==> flow/design.v <==
`timescale 1ns / 1ps
module RNG(
    input               CLK,
    input               RST,
    input               RND_IN,
    output reg [7:0]    OUT,
    output reg          WE,
    input               FULL
);
reg [7:0]           RND_DAT;
reg [2:0]           RND_SHIFT;
reg                 RND_CNT;
reg [15:0]          start;
reg                 tog;
reg                 rd;
reg                 rd_ok;
reg                 init;
reg [63:0]          l0_0;
reg [64:0]          l0_1;
reg [65:0]          l0_2;
reg [63:0]          l1_0;
reg [64:0]          l1_1;
reg [65:0]          l1_2;
reg [63:0]          l2_0;
reg [64:0]          l2_1;
reg [65:0]          l2_2;
reg [63:0]          l3_0;
reg [64:0]          l3_1;
reg [65:0]          l3_2;
reg [63:0]          l4_0;
reg [64:0]          l4_1;
reg [65:0]          l4_2;
reg [63:0]          l5_0;
reg [64:0]          l5_1;
reg [65:0]          l5_2;
reg [63:0]          l6_0;
reg [64:0]          l6_1;
reg [65:0]          l6_2;
reg [63:0]          l7_0;
reg [64:0]          l7_1;
reg [65:0]          l7_2;
reg [15:0]          i_cnt;
reg [3:0]           upd;
always @(posedge CLK)
begin
    if (!RST) begin
        rd_ok <= 0;
        i_cnt <= 0;
        init <= 0;
        upd <= 0;
        WE <= 0;
    end else begin
        if (init == 0) begin
            rd_ok <= 0;
            if (i_cnt == 208)
                init = 1;
            else if (rd == 1) begin
                rd_ok <= 1;
                i_cnt <= i_cnt + 1;
                case (i_cnt)
                    0:   l0_0[7:0]   <= RND_DAT;
                    1:   l0_0[15:8]  <= RND_DAT;
                    2:   l0_0[23:16] <= RND_DAT;
                    3:   l0_0[31:24] <= RND_DAT;
                    4:   l0_0[39:32] <= RND_DAT;
                    5:   l0_0[47:40] <= RND_DAT;
                    6:   l0_0[55:48] <= RND_DAT;
                    7:   l0_0[63:56] <= RND_DAT;
                    8:   l0_1[7:0]   <= RND_DAT;
                    9:   l0_1[15:8]  <= RND_DAT;
                    10:  l0_1[23:16] <= RND_DAT;
                    11:  l0_1[31:24] <= RND_DAT;
                    12:  l0_1[39:32] <= RND_DAT;
                    13:  l0_1[47:40] <= RND_DAT;
                    14:  l0_1[55:48] <= RND_DAT;
                    15:  l0_1[63:56] <= RND_DAT;
                    16:  l0_1[64]    <= RND_DAT[3];
                    17:  l0_2[7:0]   <= RND_DAT;
                    18:  l0_2[15:8]  <= RND_DAT;
                    19:  l0_2[23:16] <= RND_DAT;
                    20:  l0_2[31:24] <= RND_DAT;
                    21:  l0_2[39:32] <= RND_DAT;
                    22:  l0_2[47:40] <= RND_DAT;
                    23:  l0_2[55:48] <= RND_DAT;
                    24:  l0_2[63:56] <= RND_DAT;
                    25:  l0_2[65:64] <= RND_DAT[5:4];
                    26:  l1_0[7:0]   <= RND_DAT;
                    27:  l1_0[15:8]  <= RND_DAT;
                    28:  l1_0[23:16] <= RND_DAT;
                    29:  l1_0[31:24] <= RND_DAT;
                    30:  l1_0[39:32] <= RND_DAT;
                    31:  l1_0[47:40] <= RND_DAT;
                    32:  l1_0[55:48] <= RND_DAT;
                    33:  l1_0[63:56] <= RND_DAT;
                    34:  l1_1[7:0]   <= RND_DAT;
                    35:  l1_1[15:8]  <= RND_DAT;
                    36:  l1_1[23:16] <= RND_DAT;
                    37:  l1_1[31:24] <= RND_DAT;
                    38:  l1_1[39:32] <= RND_DAT;
                    39:  l1_1[47:40] <= RND_DAT;
                    40:  l1_1[55:48] <= RND_DAT;
                    41:  l1_1[63:56] <= RND_DAT;
                    42:  l1_1[64]    <= RND_DAT[1];
                    43:  l1_2[7:0]   <= RND_DAT;
                    44:  l1_2[15:8]  <= RND_DAT;
                    45:  l1_2[23:16] <= RND_DAT;
                    46:  l1_2[31:24] <= RND_DAT;
                    47:  l1_2[39:32] <= RND_DAT;
                    48:  l1_2[47:40] <= RND_DAT;
                    49:  l1_2[55:48] <= RND_DAT;
                    50:  l1_2[63:56] <= RND_DAT;
                    51:  l1_2[65:64] <= RND_DAT[7:6];
                    52:  l2_0[7:0]   <= RND_DAT;
                    53:  l2_0[15:8]  <= RND_DAT;
                    54:  l2_0[23:16] <= RND_DAT;
                    55:  l2_0[31:24] <= RND_DAT;
                    56:  l2_0[39:32] <= RND_DAT;
                    57:  l2_0[47:40] <= RND_DAT;
                    58:  l2_0[55:48] <= RND_DAT;
                    59:  l2_0[63:56] <= RND_DAT;
                    60:  l2_1[7:0]   <= RND_DAT;
                    61:  l2_1[15:8]  <= RND_DAT;
                    62:  l2_1[23:16] <= RND_DAT;
                    63:  l2_1[31:24] <= RND_DAT;
                    64:  l2_1[39:32] <= RND_DAT;
                    65:  l2_1[47:40] <= RND_DAT;
                    66:  l2_1[55:48] <= RND_DAT;
                    67:  l2_1[63:56] <= RND_DAT;
                    68:  l2_1[64]    <= RND_DAT[0];
                    69:  l2_2[7:0]   <= RND_DAT;
                    70:  l2_2[15:8]  <= RND_DAT;
                    71:  l2_2[23:16] <= RND_DAT;
                    72:  l2_2[31:24] <= RND_DAT;
                    73:  l2_2[39:32] <= RND_DAT;
                    74:  l2_2[47:40] <= RND_DAT;
                    75:  l2_2[55:48] <= RND_DAT;
                    76:  l2_2[63:56] <= RND_DAT;
                    77:  l2_2[65:64] <= RND_DAT[3:2];
                    78:  l3_0[7:0]   <= RND_DAT;
                    79:  l3_0[15:8]  <= RND_DAT;
                    80:  l3_0[23:16] <= RND_DAT;
                    81:  l3_0[31:24] <= RND_DAT;
                    82:  l3_0[39:32] <= RND_DAT;
                    83:  l3_0[47:40] <= RND_DAT;
                    84:  l3_0[55:48] <= RND_DAT;
                    85:  l3_0[63:56] <= RND_DAT;
                    86:  l3_1[7:0]   <= RND_DAT;
                    87:  l3_1[15:8]  <= RND_DAT;
                    88:  l3_1[23:16] <= RND_DAT;
                    89:  l3_1[31:24] <= RND_DAT;
                    90:  l3_1[39:32] <= RND_DAT;
                    91:  l3_1[47:40] <= RND_DAT;
                    92:  l3_1[55:48] <= RND_DAT;
                    93:  l3_1[63:56] <= RND_DAT;
                    94:  l3_1[64]    <= RND_DAT[7];
                    95:  l3_2[7:0]   <= RND_DAT;
                    96:  l3_2[15:8]  <= RND_DAT;
                    97:  l3_2[23:16] <= RND_DAT;
                    98:  l3_2[31:24] <= RND_DAT;
                    99:  l3_2[39:32] <= RND_DAT;
                    100: l3_2[47:40] <= RND_DAT;
                    101: l3_2[55:48] <= RND_DAT;
                    102: l3_2[63:56] <= RND_DAT;
                    103: l3_2[65:64] <= RND_DAT[1:0];
                    104:  l4_0[7:0]   <= RND_DAT;
                    105: l4_0[15:8]  <= RND_DAT;
                    106: l4_0[23:16] <= RND_DAT;
                    107: l4_0[31:24] <= RND_DAT;
                    108: l4_0[39:32] <= RND_DAT;
                    109: l4_0[47:40] <= RND_DAT;
                    110: l4_0[55:48] <= RND_DAT;
                    111: l4_0[63:56] <= RND_DAT;
                    112: l4_1[7:0]   <= RND_DAT;
                    113: l4_1[15:8]  <= RND_DAT;
                    114: l4_1[23:16] <= RND_DAT;
                    115: l4_1[31:24] <= RND_DAT;
                    116: l4_1[39:32] <= RND_DAT;
                    117: l4_1[47:40] <= RND_DAT;
                    118: l4_1[55:48] <= RND_DAT;
                    119: l4_1[63:56] <= RND_DAT;
                    120: l4_1[64]    <= RND_DAT[3];
                    121: l4_2[7:0]   <= RND_DAT;
                    122: l4_2[15:8]  <= RND_DAT;
                    123: l4_2[23:16] <= RND_DAT;
                    124: l4_2[31:24] <= RND_DAT;
                    125: l4_2[39:32] <= RND_DAT;
                    126: l4_2[47:40] <= RND_DAT;
                    127: l4_2[55:48] <= RND_DAT;
                    128: l4_2[63:56] <= RND_DAT;
                    129: l4_2[65:64] <= RND_DAT[5:4];
                    130: l5_0[7:0]   <= RND_DAT;
                    131: l5_0[15:8]  <= RND_DAT;
                    132: l5_0[23:16] <= RND_DAT;
                    133: l5_0[31:24] <= RND_DAT;
                    134: l5_0[39:32] <= RND_DAT;
                    135: l5_0[47:40] <= RND_DAT;
                    136: l5_0[55:48] <= RND_DAT;
                    137: l5_0[63:56] <= RND_DAT;
                    138: l5_1[7:0]   <= RND_DAT;
                    139: l5_1[15:8]  <= RND_DAT;
                    140: l5_1[23:16] <= RND_DAT;
                    141: l5_1[31:24] <= RND_DAT;
                    142: l5_1[39:32] <= RND_DAT;
                    143: l5_1[47:40] <= RND_DAT;
                    144: l5_1[55:48] <= RND_DAT;
                    145: l5_1[63:56] <= RND_DAT;
                    146: l5_1[64]    <= RND_DAT[1];
                    147: l5_2[7:0]   <= RND_DAT;
                    148: l5_2[15:8]  <= RND_DAT;
                    149: l5_2[23:16] <= RND_DAT;
                    150: l5_2[31:24] <= RND_DAT;
                    151: l5_2[39:32] <= RND_DAT;
                    152: l5_2[47:40] <= RND_DAT;
                    153: l5_2[55:48] <= RND_DAT;
                    154: l5_2[63:56] <= RND_DAT;
                    155: l5_2[65:64] <= RND_DAT[7:6];
                    156: l6_0[7:0]   <= RND_DAT;
                    157: l6_0[15:8]  <= RND_DAT;
                    158: l6_0[23:16] <= RND_DAT;
                    159: l6_0[31:24] <= RND_DAT;
                    160: l6_0[39:32] <= RND_DAT;
                    161: l6_0[47:40] <= RND_DAT;
                    162: l6_0[55:48] <= RND_DAT;
                    163: l6_0[63:56] <= RND_DAT;
                    164: l6_1[7:0]   <= RND_DAT;
                    165: l6_1[15:8]  <= RND_DAT;
                    166: l6_1[23:16] <= RND_DAT;
                    167: l6_1[31:24] <= RND_DAT;
                    168: l6_1[39:32] <= RND_DAT;
                    169: l6_1[47:40] <= RND_DAT;
                    170: l6_1[55:48] <= RND_DAT;
                    171: l6_1[63:56] <= RND_DAT;
                    172: l6_1[64]    <= RND_DAT[0];
                    173: l6_2[7:0]   <= RND_DAT;
                    174: l6_2[15:8]  <= RND_DAT;
                    175: l6_2[23:16] <= RND_DAT;
                    176: l6_2[31:24] <= RND_DAT;
                    177: l6_2[39:32] <= RND_DAT;
                    178: l6_2[47:40] <= RND_DAT;
                    179: l6_2[55:48] <= RND_DAT;
                    180: l6_2[63:56] <= RND_DAT;
                    181: l6_2[65:64] <= RND_DAT[3:2];
                    182: l7_0[7:0]   <= RND_DAT;
                    183: l7_0[15:8]  <= RND_DAT;
                    184: l7_0[23:16] <= RND_DAT;
                    185: l7_0[31:24] <= RND_DAT;
                    186: l7_0[39:32] <= RND_DAT;
                    187: l7_0[47:40] <= RND_DAT;
                    188: l7_0[55:48] <= RND_DAT;
                    189: l7_0[63:56] <= RND_DAT;
                    190: l7_1[7:0]   <= RND_DAT;
                    191: l7_1[15:8]  <= RND_DAT;
                    192: l7_1[23:16] <= RND_DAT;
                    193: l7_1[31:24] <= RND_DAT;
                    194: l7_1[39:32] <= RND_DAT;
                    195: l7_1[47:40] <= RND_DAT;
                    196: l7_1[55:48] <= RND_DAT;
                    197: l7_1[63:56] <= RND_DAT;
                    198: l7_1[64]    <= RND_DAT[7];
                    199: l7_2[7:0]   <= RND_DAT;
                    200: l7_2[15:8]  <= RND_DAT;
                    201: l7_2[23:16] <= RND_DAT;
                    202: l7_2[31:24] <= RND_DAT;
                    203: l7_2[39:32] <= RND_DAT;
                    204: l7_2[47:40] <= RND_DAT;
                    205: l7_2[55:48] <= RND_DAT;
                    206: l7_2[63:56] <= RND_DAT;
                    207: l7_2[65:64] <= RND_DAT[1:0];
                endcase
            end
        end else begin
            rd_ok <= 0;
            WE <= 0;
            if (FULL == 0) begin
                WE <= 1;
                OUT <= { l7_0[0] ^ l7_1[0], l6_0[0] ^ l6_1[0], l5_0[0] ^ l5_1[0], l4_0[0] ^ l4_1[0], l3_0[0] ^ l3_1[0], l2_0[0] ^ l2_1[0], l1_0[0] ^ l1_1[0], l0_0[0] ^ l0_1[0]};
                l7_2 <= (l7_2 >> 1) | ((l7_2[0] ^ l7_2[1] ^ l7_2[9] ^ l7_2[10]) << 65);
                l6_2 <= (l6_2 >> 1) | ((l6_2[0] ^ l6_2[1] ^ l6_2[9] ^ l6_2[10]) << 65);
                l5_2 <= (l5_2 >> 1) | ((l5_2[0] ^ l5_2[1] ^ l5_2[9] ^ l5_2[10]) << 65);
                l4_2 <= (l4_2 >> 1) | ((l4_2[0] ^ l4_2[1] ^ l4_2[9] ^ l4_2[10]) << 65);
                l3_2 <= (l3_2 >> 1) | ((l3_2[0] ^ l3_2[1] ^ l3_2[9] ^ l3_2[10]) << 65);
                l2_2 <= (l2_2 >> 1) | ((l2_2[0] ^ l2_2[1] ^ l2_2[9] ^ l2_2[10]) << 65);
                l1_2 <= (l1_2 >> 1) | ((l1_2[0] ^ l1_2[1] ^ l1_2[9] ^ l1_2[10]) << 65);
                l0_2 <= (l0_2 >> 1) | ((l0_2[0] ^ l0_2[1] ^ l0_2[9] ^ l0_2[10]) << 65);
                if (l7_2[0] == 0)
                    l7_0 <= (l7_0 >> 1) | ((l7_0[0] ^ l7_0[1] ^ l7_0[3] ^ l7_0[4]) << 63);
                else
                    l7_1 <= (l7_1 >> 1) | ((l7_1[0] ^ l7_1[18]) << 64);
                if (l6_2[0] == 0)
                    l6_0 <= (l6_0 >> 1) | ((l6_0[0] ^ l6_0[1] ^ l6_0[3] ^ l6_0[4]) << 63);
                else
                    l6_1 <= (l6_1 >> 1) | ((l6_1[0] ^ l6_1[18]) << 64);
                if (l5_2[0] == 0)
                    l5_0 <= (l5_0 >> 1) | ((l5_0[0] ^ l5_0[1] ^ l5_0[3] ^ l5_0[4]) << 63);
                else
                    l5_1 <= (l5_1 >> 1) | ((l5_1[0] ^ l5_1[18]) << 64);
                if (l4_2[0] == 0)
                    l4_0 <= (l4_0 >> 1) | ((l4_0[0] ^ l4_0[1] ^ l4_0[3] ^ l4_0[4]) << 63);
                else
                    l4_1 <= (l4_1 >> 1) | ((l4_1[0] ^ l4_1[18]) << 64);
                if (l3_2[0] == 0)
                    l3_0 <= (l3_0 >> 1) | ((l3_0[0] ^ l3_0[1] ^ l3_0[3] ^ l3_0[4]) << 63);
                else
                    l3_1 <= (l3_1 >> 1) | ((l3_1[0] ^ l3_1[18]) << 64);
                if (l2_2[0] == 0)
                    l2_0 <= (l2_0 >> 1) | ((l2_0[0] ^ l2_0[1] ^ l2_0[3] ^ l2_0[4]) << 63);
                else
                    l2_1 <= (l2_1 >> 1) | ((l2_1[0] ^ l2_1[18]) << 64);
                if (l1_2[0] == 0)
                    l1_0 <= (l1_0 >> 1) | ((l1_0[0] ^ l1_0[1] ^ l1_0[3] ^ l1_0[4]) << 63);
                else
                    l1_1 <= (l1_1 >> 1) | ((l1_1[0] ^ l1_1[18]) << 64);
                if (l0_2[0] == 0)
                    l0_0 <= (l0_0 >> 1) | ((l0_0[0] ^ l0_0[1] ^ l0_0[3] ^ l0_0[4]) << 63);
                else
                    l0_1 <= (l0_1 >> 1) | ((l0_1[0] ^ l0_1[18]) << 64);
            end else begin
                if (rd == 1) begin
                    rd_ok <= 1;
                    upd <= upd + 1;
                    case (upd)
                        0:  l0_0[9:2] <= RND_DAT;
                        1:  l1_0[9:2] <= RND_DAT;
                        2:  l2_0[9:2] <= RND_DAT;
                        3:  l3_0[9:2] <= RND_DAT;
                        4:  l4_0[9:2] <= RND_DAT;
                        5:  l5_0[9:2] <= RND_DAT;
                        6:  l6_0[9:2] <= RND_DAT;
                        7:  l7_0[9:2] <= RND_DAT;
                        8:  l0_1[9:2] <= RND_DAT;
                        9:  l1_1[9:2] <= RND_DAT;
                        10: l2_1[9:2] <= RND_DAT;
                        11: l3_1[9:2] <= RND_DAT;
                        12: l4_1[9:2] <= RND_DAT;
                        13: l5_1[9:2] <= RND_DAT;
                        14: l6_1[9:2] <= RND_DAT;
                        15: l7_1[9:2] <= RND_DAT;
                    endcase
                end
            end
        end
    end
end
always @(posedge CLK)
begin
    if (!RST) begin
        RND_SHIFT <= 0;
        start <= 0;
        tog <= 0;
        rd <= 0;
        RND_CNT <= 0;
        RND_DAT <= 0;
    end else begin
        RND_CNT <= !RND_CNT;
        if (rd_ok)
            rd <= 0;
        if (RND_IN == 0) begin
            tog <= 0;
        end else if (tog == 0) begin
            tog <= 1;
            RND_SHIFT <= RND_SHIFT + 1;
            RND_DAT[RND_SHIFT] <= RND_DAT[RND_SHIFT] ^ RND_CNT;
            if (RND_SHIFT == 0) begin
                if (start < 1024)
                    start <= start + 1;
                else begin
                    rd <= 1;
                end
            end
        end
    end
end
endmodule
Subject: tool reports on RNG

Hi,

* From RTL to reports: RNG
Module RNG before and after one edit of its RTL, step after step.
Lines under "before" count in the file above, lines under "after" in the edited file.
"difference": "after" minus "before" as printed here. "rel. change": 100 x difference / "before".
Not given: n/a
- Top :: RNG
- Clock input :: CLK
- Cell library :: sky130hd
- Library corner :: tt_025C_1v80

* Diff
Unified diff, file above to edited file.
This change comes from a script, not from a designer. No optimisation was intended, and the edited design may behave differently.
#+begin_src diff
@@ -4,8 +4,10 @@
     input               RST,
     input               RND_IN,
-    output reg [7:0]    OUT,
+    output reg [7:0]    OUT_ext,
     output reg          WE,
     input               FULL
 );
+reg [7:0] OUT;
+always @(posedge CLK) OUT_ext <= OUT;
 reg [7:0]           RND_DAT;
 reg [2:0]           RND_SHIFT;
#+end_src

* Word-level counts
Source: Yosys, flattened and elaborated, memories not mapped. Widths are those after wreduce. Registers that Yosys merges into a memory's read port (data or address) are not register bits. Print and check cells do not count. Equal cells are merged and count once.
** Word-level totals
- word-level cells :: before 2534, after 2535, difference +1, rel. change +0.04%
- output and inout bits :: before 9, after 9, difference 0, rel. change 0.00%
- input bits :: before 4, after 4, difference 0, rel. change 0.00%
- register bits after elaboration :: before 1621, after 1629, difference +8, rel. change +0.49%
** Cells by class
- shifts and indexed selects :: before 3, after 3, difference 0, rel. change 0.00%
- mux-type cells :: before 1444, after 1444, difference 0, rel. change 0.00%
- add/sub/neg operators :: before 5, after 5, difference 0, rel. change 0.00%
- order comparisons :: before 1, after 1, difference 0, rel. change 0.00%
- reductions and logical operators :: before 459, after 459, difference 0, rel. change 0.00%
- equality and inequality tests :: before 274, after 274, difference 0, rel. change 0.00%
- bitwise gates (word level) :: before 96, after 96, difference 0, rel. change 0.00%
** Operator list
- 8-bit 2-to-1 mux :: before 896, after 896, difference 0, rel. change 0.00%
- 2-bit 2-to-1 mux :: before 264, after 264, difference 0, rel. change 0.00%
- 6-bit 2-to-1 mux :: before 224, after 224, difference 0, rel. change 0.00%
- 2-bit nonzero test :: before 209, after 209, difference 0, rel. change 0.00%
- 6-bit AND reduction :: before 136, after 136, difference 0, rel. change 0.00%
- 16-bit by 8-bit == test with 1-bit output with constant B :: before 81, after 81, difference 0, rel. change 0.00%
- 5-bit AND reduction :: before 72, after 72, difference 0, rel. change 0.00%
- 1-bit XOR :: before 65, after 65, difference 0, rel. change 0.00%
- 16-bit by 7-bit == test with 1-bit output with constant B :: before 64, after 64, difference 0, rel. change 0.00%
- 1-bit 2-to-1 mux :: before 60, after 60, difference 0, rel. change 0.00%
- 16-bit by 6-bit == test with 1-bit output with constant B :: before 32, after 32, difference 0, rel. change 0.00%
- 7-bit AND reduction :: before 32, after 32, difference 0, rel. change 0.00%
- 3-bit by 2-bit inequality test with 1-bit output with constant B :: before 24, after 24, difference 0, rel. change 0.00%
- 16-bit by 5-bit == test with 1-bit output with constant B :: before 16, after 16, difference 0, rel. change 0.00%
- 2-bit inequality test with constant B :: before 10, after 10, difference 0, rel. change 0.00%
- 2-bit by 1-bit inequality test with 1-bit output with constant B :: before 9, after 9, difference 0, rel. change 0.00%
- 16-bit by 4-bit == test with 1-bit output with constant B :: before 8, after 8, difference 0, rel. change 0.00%
- 4-bit == test with constant B :: before 8, after 8, difference 0, rel. change 0.00%
- 3-bit inequality test with constant B :: before 8, after 8, difference 0, rel. change 0.00%
- 63-bit by 64-bit OR with 64-bit output :: before 8, after 8, difference 0, rel. change 0.00%
- 64-bit by 65-bit OR with 65-bit output :: before 8, after 8, difference 0, rel. change 0.00%
- 65-bit by 66-bit OR with 66-bit output :: before 8, after 8, difference 0, rel. change 0.00%
- 16-bit by 3-bit == test with 1-bit output with constant B :: before 4, after 4, difference 0, rel. change 0.00%
- 4-bit by 3-bit == test with 1-bit output with constant B :: before 4, after 4, difference 0, rel. change 0.00%
- 1-bit inverter :: before 4, after 4, difference 0, rel. change 0.00%
- 3-bit AND reduction :: before 3, after 3, difference 0, rel. change 0.00%
- 16-bit by 1-bit adder with 16-bit output with constant B :: before 2, after 2, difference 0, rel. change 0.00%
- 16-bit by 2-bit == test with 1-bit output with constant B :: before 2, after 2, difference 0, rel. change 0.00%
The list need not be complete.

* Logic depth
Depth = most cells in a row (Yosys ltp): at word level without a register or memory, in the mapped netlist without a sequential cell, where the memories' decode and read muxes count.
** Logic depth
- word-level depth :: before 7, after 7, difference 0, rel. change 0.00%
- ABC_AREA :: before 0, after 0
- gate-level depth with buffers :: before 8, after 9, difference +1, rel. change +12.50%
- gate-level depth less buffers :: before 7, after 7, difference 0, rel. change 0.00%

* Mapped cells and area
The flow's flattened synthesis, as Yosys stat reports it; memories are mapped. The netlist is that of the ABC_AREA named above (0 if unset); the other value can give another one.
** Synthesis totals
- sequential area (µm²) :: before 48146.2, after 48306.3, difference +160.1, rel. change +0.33%
- buffer cells :: before 444, after 447, difference +3, rel. change +0.68%
- chip area (Yosys) (µm²) :: before 66986.7, after 67066.8, difference +80.1, rel. change +0.12%
- flip-flop cells :: before 1621, after 1629, difference +8, rel. change +0.49%
- cell count :: before 5999, after 5982, difference -17, rel. change -0.28%
** Cell types
- sky130_fd_sc_hd__a21oi_1 :: before 190, after 253, difference +63, rel. change +33.16%
- sky130_fd_sc_hd__o21ai_0 :: before 56, after 12, difference -44, rel. change -78.57%
- sky130_fd_sc_hd__and2_1 :: before 54, after 14, difference -40, rel. change -74.07%
- sky130_fd_sc_hd__nand2_1 :: before 2960, after 2927, difference -33, rel. change -1.11%
- sky130_fd_sc_hd__nor3_1 :: before 15, after 44, difference +29, rel. change +193.33%
- sky130_fd_sc_hd__o21a_1 :: before 28, after 1, difference -27, rel. change -96.43%
- sky130_fd_sc_hd__nor2_1 :: before 172, after 192, difference +20, rel. change +11.63%
- sky130_fd_sc_hd__nand4_1 :: before 27, after 8, difference -19, rel. change -70.37%
- sky130_fd_sc_hd__a31oi_1 :: before 11, after 27, difference +16, rel. change +145.45%
- sky130_fd_sc_hd__buf_1 :: before 38, after 23, difference -15, rel. change -39.47%
- sky130_fd_sc_hd__nand3_1 :: before 27, after 42, difference +15, rel. change +55.56%
- sky130_fd_sc_hd__nor2b_1 :: before 18, after 5, difference -13, rel. change -72.22%
- sky130_fd_sc_hd__buf_6 :: before 0, after 13, difference +13
- sky130_fd_sc_hd__o221ai_1 :: before 12, after 1, difference -11, rel. change -91.67%
- sky130_fd_sc_hd__dfxtp_1 :: before 53, after 61, difference +8, rel. change +15.09%
- sky130_fd_sc_hd__a211oi_1 :: before 0, after 8, difference +8
- sky130_fd_sc_hd__o22ai_1 :: before 0, after 8, difference +8
- sky130_fd_sc_hd__xor2_1 :: before 49, after 43, difference -6, rel. change -12.24%
The list need not be complete.

* Timing after synthesis
OpenSTA on the mapped netlist: ideal clock, no wires. The path of least setup slack (recovery checks aside). Input and output delay are each 20% of the period. Register names are those of the netlist, which keeps one name where synthesis merged equal registers.
** Path post-synthesis
- path type :: before input -> register, after input -> register
- start :: before input FULL, after input FULL
- end :: before register l0_2[48], after register l6_2[24]
- time at the first pin (ps) :: before 1000, after 1000, difference 0, rel. change 0.00%
- delay of the path (ps) :: before 1762, after 2231, difference +469, rel. change +26.62%
- data arrival time (ps) :: before 2392, after 2861, difference +469, rel. change +19.61%
- input delay (ps) :: before 1000, after 1000, difference 0, rel. change 0.00%
- stages on the path :: before 6, after 7, difference +1, rel. change +16.67%
- period (ps) :: before 5000, after 5000, difference 0, rel. change 0.00%
- buffers on the path :: before 3, after 4, difference +1, rel. change +33.33%
- setup slack (ps) :: before 2238, after 1769, difference -469
- data required time (ps) :: before 4630, after 4630, difference 0, rel. change 0.00%
- library setup time (ps) :: before 370, after 370, difference 0
- period reached after synthesis (ps) :: before 2762, after 3231, difference +469, rel. change +16.98%
"delay of the path" = arrival - input delay + setup time.
"stages on the path" counts driving pins, that of a launching flip-flop among them; a cell with two outputs on the path counts twice.
"period reached after synthesis" = period - worst setup slack (recovery checks aside). The figure is calculated, with input and output delays left at 20% of the set period.
Between the ends stands the longest chain of elaborated cells between them, by number of cells; it is not shown to be the way that was timed. Of several equally long chains one is given.
A line is the first line of the expression or statement that the cell stems from. Yosys adds cells for indexed reads and writes and turns some case tables into memories.
before: The path ends at the enable pin of a flip-flop; only ways to that pin are counted.
Between the ends, post-synthesis, before:
- Cells stage by stage :: sky130_fd_sc_hd__clkbuf_1 sky130_fd_sc_hd__nor2b_1 sky130_fd_sc_hd__clkbuf_1 sky130_fd_sc_hd__clkbuf_1 sky130_fd_sc_hd__a31oi_1 sky130_fd_sc_hd__nor2_1
- Length of the longest elaborated chain :: 2
- Elaborated cells on any way between the ends :: 2
- Source lines of those cells :: 0
- Classes of those cells :: eq/ne (1); reduce/logical (1)
** RTL lines, path post-synthesis, before
- from (decl) :: RTL line 8 : input               FULL
- 2-bit inequality test
- 5-bit AND reduction
- to (assign) :: RTL line 84 : 23:  l0_2[55:48] <= RND_DAT;
- to (assign) :: RTL line 284 : l0_2 <= (l0_2 >> 1) | ((l0_2[0] ^ l0_2[1] ^ l0_2[9] ^ l0_2[10]) << 65);
- to (decl) :: RTL line 20 : reg [65:0]          l0_2;
after: The path ends at the enable pin of a flip-flop; only ways to that pin are counted.
Between the ends, post-synthesis, after:
- Cells stage by stage :: sky130_fd_sc_hd__clkbuf_1 sky130_fd_sc_hd__nor3_1 sky130_fd_sc_hd__a41oi_1 sky130_fd_sc_hd__buf_4 sky130_fd_sc_hd__buf_4 sky130_fd_sc_hd__buf_4 sky130_fd_sc_hd__nor2_1
- Length of the longest elaborated chain :: 2
- Elaborated cells on any way between the ends :: 2
- Source lines of those cells :: 0
- Classes of those cells :: eq/ne (1); reduce/logical (1)
** RTL lines, path post-synthesis, after
- from (decl) :: RTL line 8 : input               FULL
- 2-bit inequality test
- 5-bit AND reduction
- to (assign) :: RTL line 239 : 176: l6_2[31:24] <= RND_DAT;
- to (assign) :: RTL line 280 : l6_2 <= (l6_2 >> 1) | ((l6_2[0] ^ l6_2[1] ^ l6_2[9] ^ l6_2[10]) << 65);
- to (decl) :: RTL line 40 : reg [65:0]          l6_2;

* Worst path after layout
Path of least setup slack in the final report of the runs of pair 1 (OpenROAD, finished layout, wires in). Where an end is a register, its clock arrival counts in the times.
The path's times are printed in steps of 10 ps; the period is the one set.
** Path post-layout
- path type :: before register -> register, after register -> register
- start :: before register i_cnt[8], after register i_cnt[4]
- end :: before register l7_1[51], after register l5_1[16]
- stages on the path :: before 6, after 5, difference -1, rel. change -16.67%
- setup slack (ps) :: before 1430, after 1460, difference +30
- data required time (ps) :: before 5420, after 5420, difference 0, rel. change 0.00%
- time at the first pin (ps) :: before 780, after 800, difference +20, rel. change +2.56%
- library setup time (ps) :: before 370, after 370, difference 0
- data arrival time (ps) :: before 3990, after 3960, difference -30, rel. change -0.75%
- period (ps) :: before 5000, after 5000, difference 0, rel. change 0.00%
- buffers on the path :: before 1, after 0, difference -1, rel. change -100.00%
Between the ends stands the longest chain of elaborated cells between them, by number of cells; it is not shown to be the way that was timed. Of several equally long chains one is given.
before: The path ends at the enable pin of a flip-flop; only ways to that pin are counted.
Between the ends, post-layout, before:
- Cells stage by stage :: sky130_fd_sc_hd__dfxtp_1 sky130_fd_sc_hd__or4_1 sky130_fd_sc_hd__nor4_2 sky130_fd_sc_hd__buf_12 sky130_fd_sc_hd__nand2_1 sky130_fd_sc_hd__a21oi_1
- Length of the longest elaborated chain :: 3
- Elaborated cells on any way between the ends :: 5
- Source lines of those cells :: 2
- Classes of those cells :: eq/ne (3); reduce/logical (2)
** RTL lines, path post-layout, before
- from (decl) :: RTL line 42 : reg [15:0]          i_cnt;
- from (assign) :: RTL line 48 : i_cnt <= 0;
- from (assign) :: RTL line 59 : i_cnt <= i_cnt + 1;
- 16-bit by 8-bit == test with 1-bit output :: RTL line 60 : case (i_cnt)
- 2-bit nonzero test
- 6-bit AND reduction
- to (assign) :: RTL line 257 : 196: l7_1[55:48] <= RND_DAT;
- to (assign) :: RTL line 288 : l7_1 <= (l7_1 >> 1) | ((l7_1[0] ^ l7_1[18]) << 64);
- to (decl) :: RTL line 40 : reg [64:0]          l7_1;
after: The path ends at the enable pin of a flip-flop; only ways to that pin are counted.
Between the ends, post-layout, after:
- Cells stage by stage :: sky130_fd_sc_hd__dfxtp_1 sky130_fd_sc_hd__or4b_2 sky130_fd_sc_hd__nor4_4 sky130_fd_sc_hd__nand2_1 sky130_fd_sc_hd__a21oi_1
- Length of the longest elaborated chain :: 3
- Elaborated cells on any way between the ends :: 5
- Source lines of those cells :: 2
- Classes of those cells :: eq/ne (3); reduce/logical (2)
** RTL lines, path post-layout, after
- from (decl) :: RTL line 44 : reg [15:0]          i_cnt;
- from (assign) :: RTL line 50 : i_cnt <= 0;
- from (assign) :: RTL line 61 : i_cnt <= i_cnt + 1;
- 16-bit by 8-bit == test with 1-bit output :: RTL line 62 : case (i_cnt)
- 2-bit nonzero test
- 6-bit AND reduction
- to (assign) :: RTL line 203 : 140: l5_1[23:16] <= RND_DAT;
- to (assign) :: RTL line 298 : l5_1 <= (l5_1 >> 1) | ((l5_1[0] ^ l5_1[18]) << 64);
- to (decl) :: RTL line 36 : reg [64:0]          l5_1;

* Measured runs
Runs of the flow (Yosys, OpenROAD) on both versions; the two runs of a pair have the same settings. The constraints put input and output delay at 20% of the set period each and load the outputs with 0.01 pF.
Flow settings, pair 1:
- CORE_UTILIZATION :: 40
- PLACE_DENSITY :: 0.6
- period_ns :: 5.0
- CAP_MARGIN :: 20
- CORE_MARGIN :: 2
- SLEW_MARGIN :: 20
** Final reports, pair 1
- standard-cell area after routing (µm²) :: before 74403.9, after 74338.8, difference -65.1, rel. change -0.09%
- utilization after layout (%) :: before 44.6, after 44.6, difference 0.0
- clock period achieved (ps) :: before 3575, after 3537, difference -38, rel. change -1.06%
- lowest setup slack (ps) :: before 1425, after 1463, difference +38
- area of the die (µm²) :: before 170755.0, after 170957.0, difference +202.0, rel. change +0.12%
- chip area in the Yosys report (µm²) :: before 66986.7, after 67066.8, difference +80.1, rel. change +0.12%
- total negative setup slack (ps) :: before 0, after 0, difference 0
- post-route worst hold slack (ps) :: before 462, after 349, difference -113
- total design power (µW) :: before 27145, after 27348, difference +203, rel. change +0.75%
Flow settings, pair 2:
- ABC_AREA :: 0
- CORE_UTILIZATION :: 58
- GPL_ROUTABILITY_DRIVEN :: 1
- GPL_TIMING_DRIVEN :: 1
- period_ns :: 2.98
- CAP_MARGIN :: 20
- CORE_MARGIN :: 2
- SLEW_MARGIN :: 20
** Final reports, pair 2
- standard-cell area after routing (µm²) :: before 75506.2, after 76527.1, difference +1020.9, rel. change +1.35%
- utilization after layout (%) :: before 65.9, after 66.8, difference +0.9
- clock period achieved (ps) :: before 2872, after 2623, difference -249, rel. change -8.67%
- lowest setup slack (ps) :: before 108, after 357, difference +249
- area of the die (µm²) :: before 118229.0, after 118367.0, difference +138.0, rel. change +0.12%
- chip area in the Yosys report (µm²) :: before 66986.7, after 67066.8, difference +80.1, rel. change +0.12%
- total negative setup slack (ps) :: before 0, after 0, difference 0
- post-route worst hold slack (ps) :: before 263, after 348, difference +85
- total design power (µW) :: before 45809, after 46416, difference +607, rel. change +1.33%
"clock period achieved" is the run's clock period less its worst setup slack. It is reckoned from that one timing run; input and output delays stay at 20% of the period that was set.
"total design power" rests on the timing tool's default activity at the inputs, not on a simulated workload.

Regards
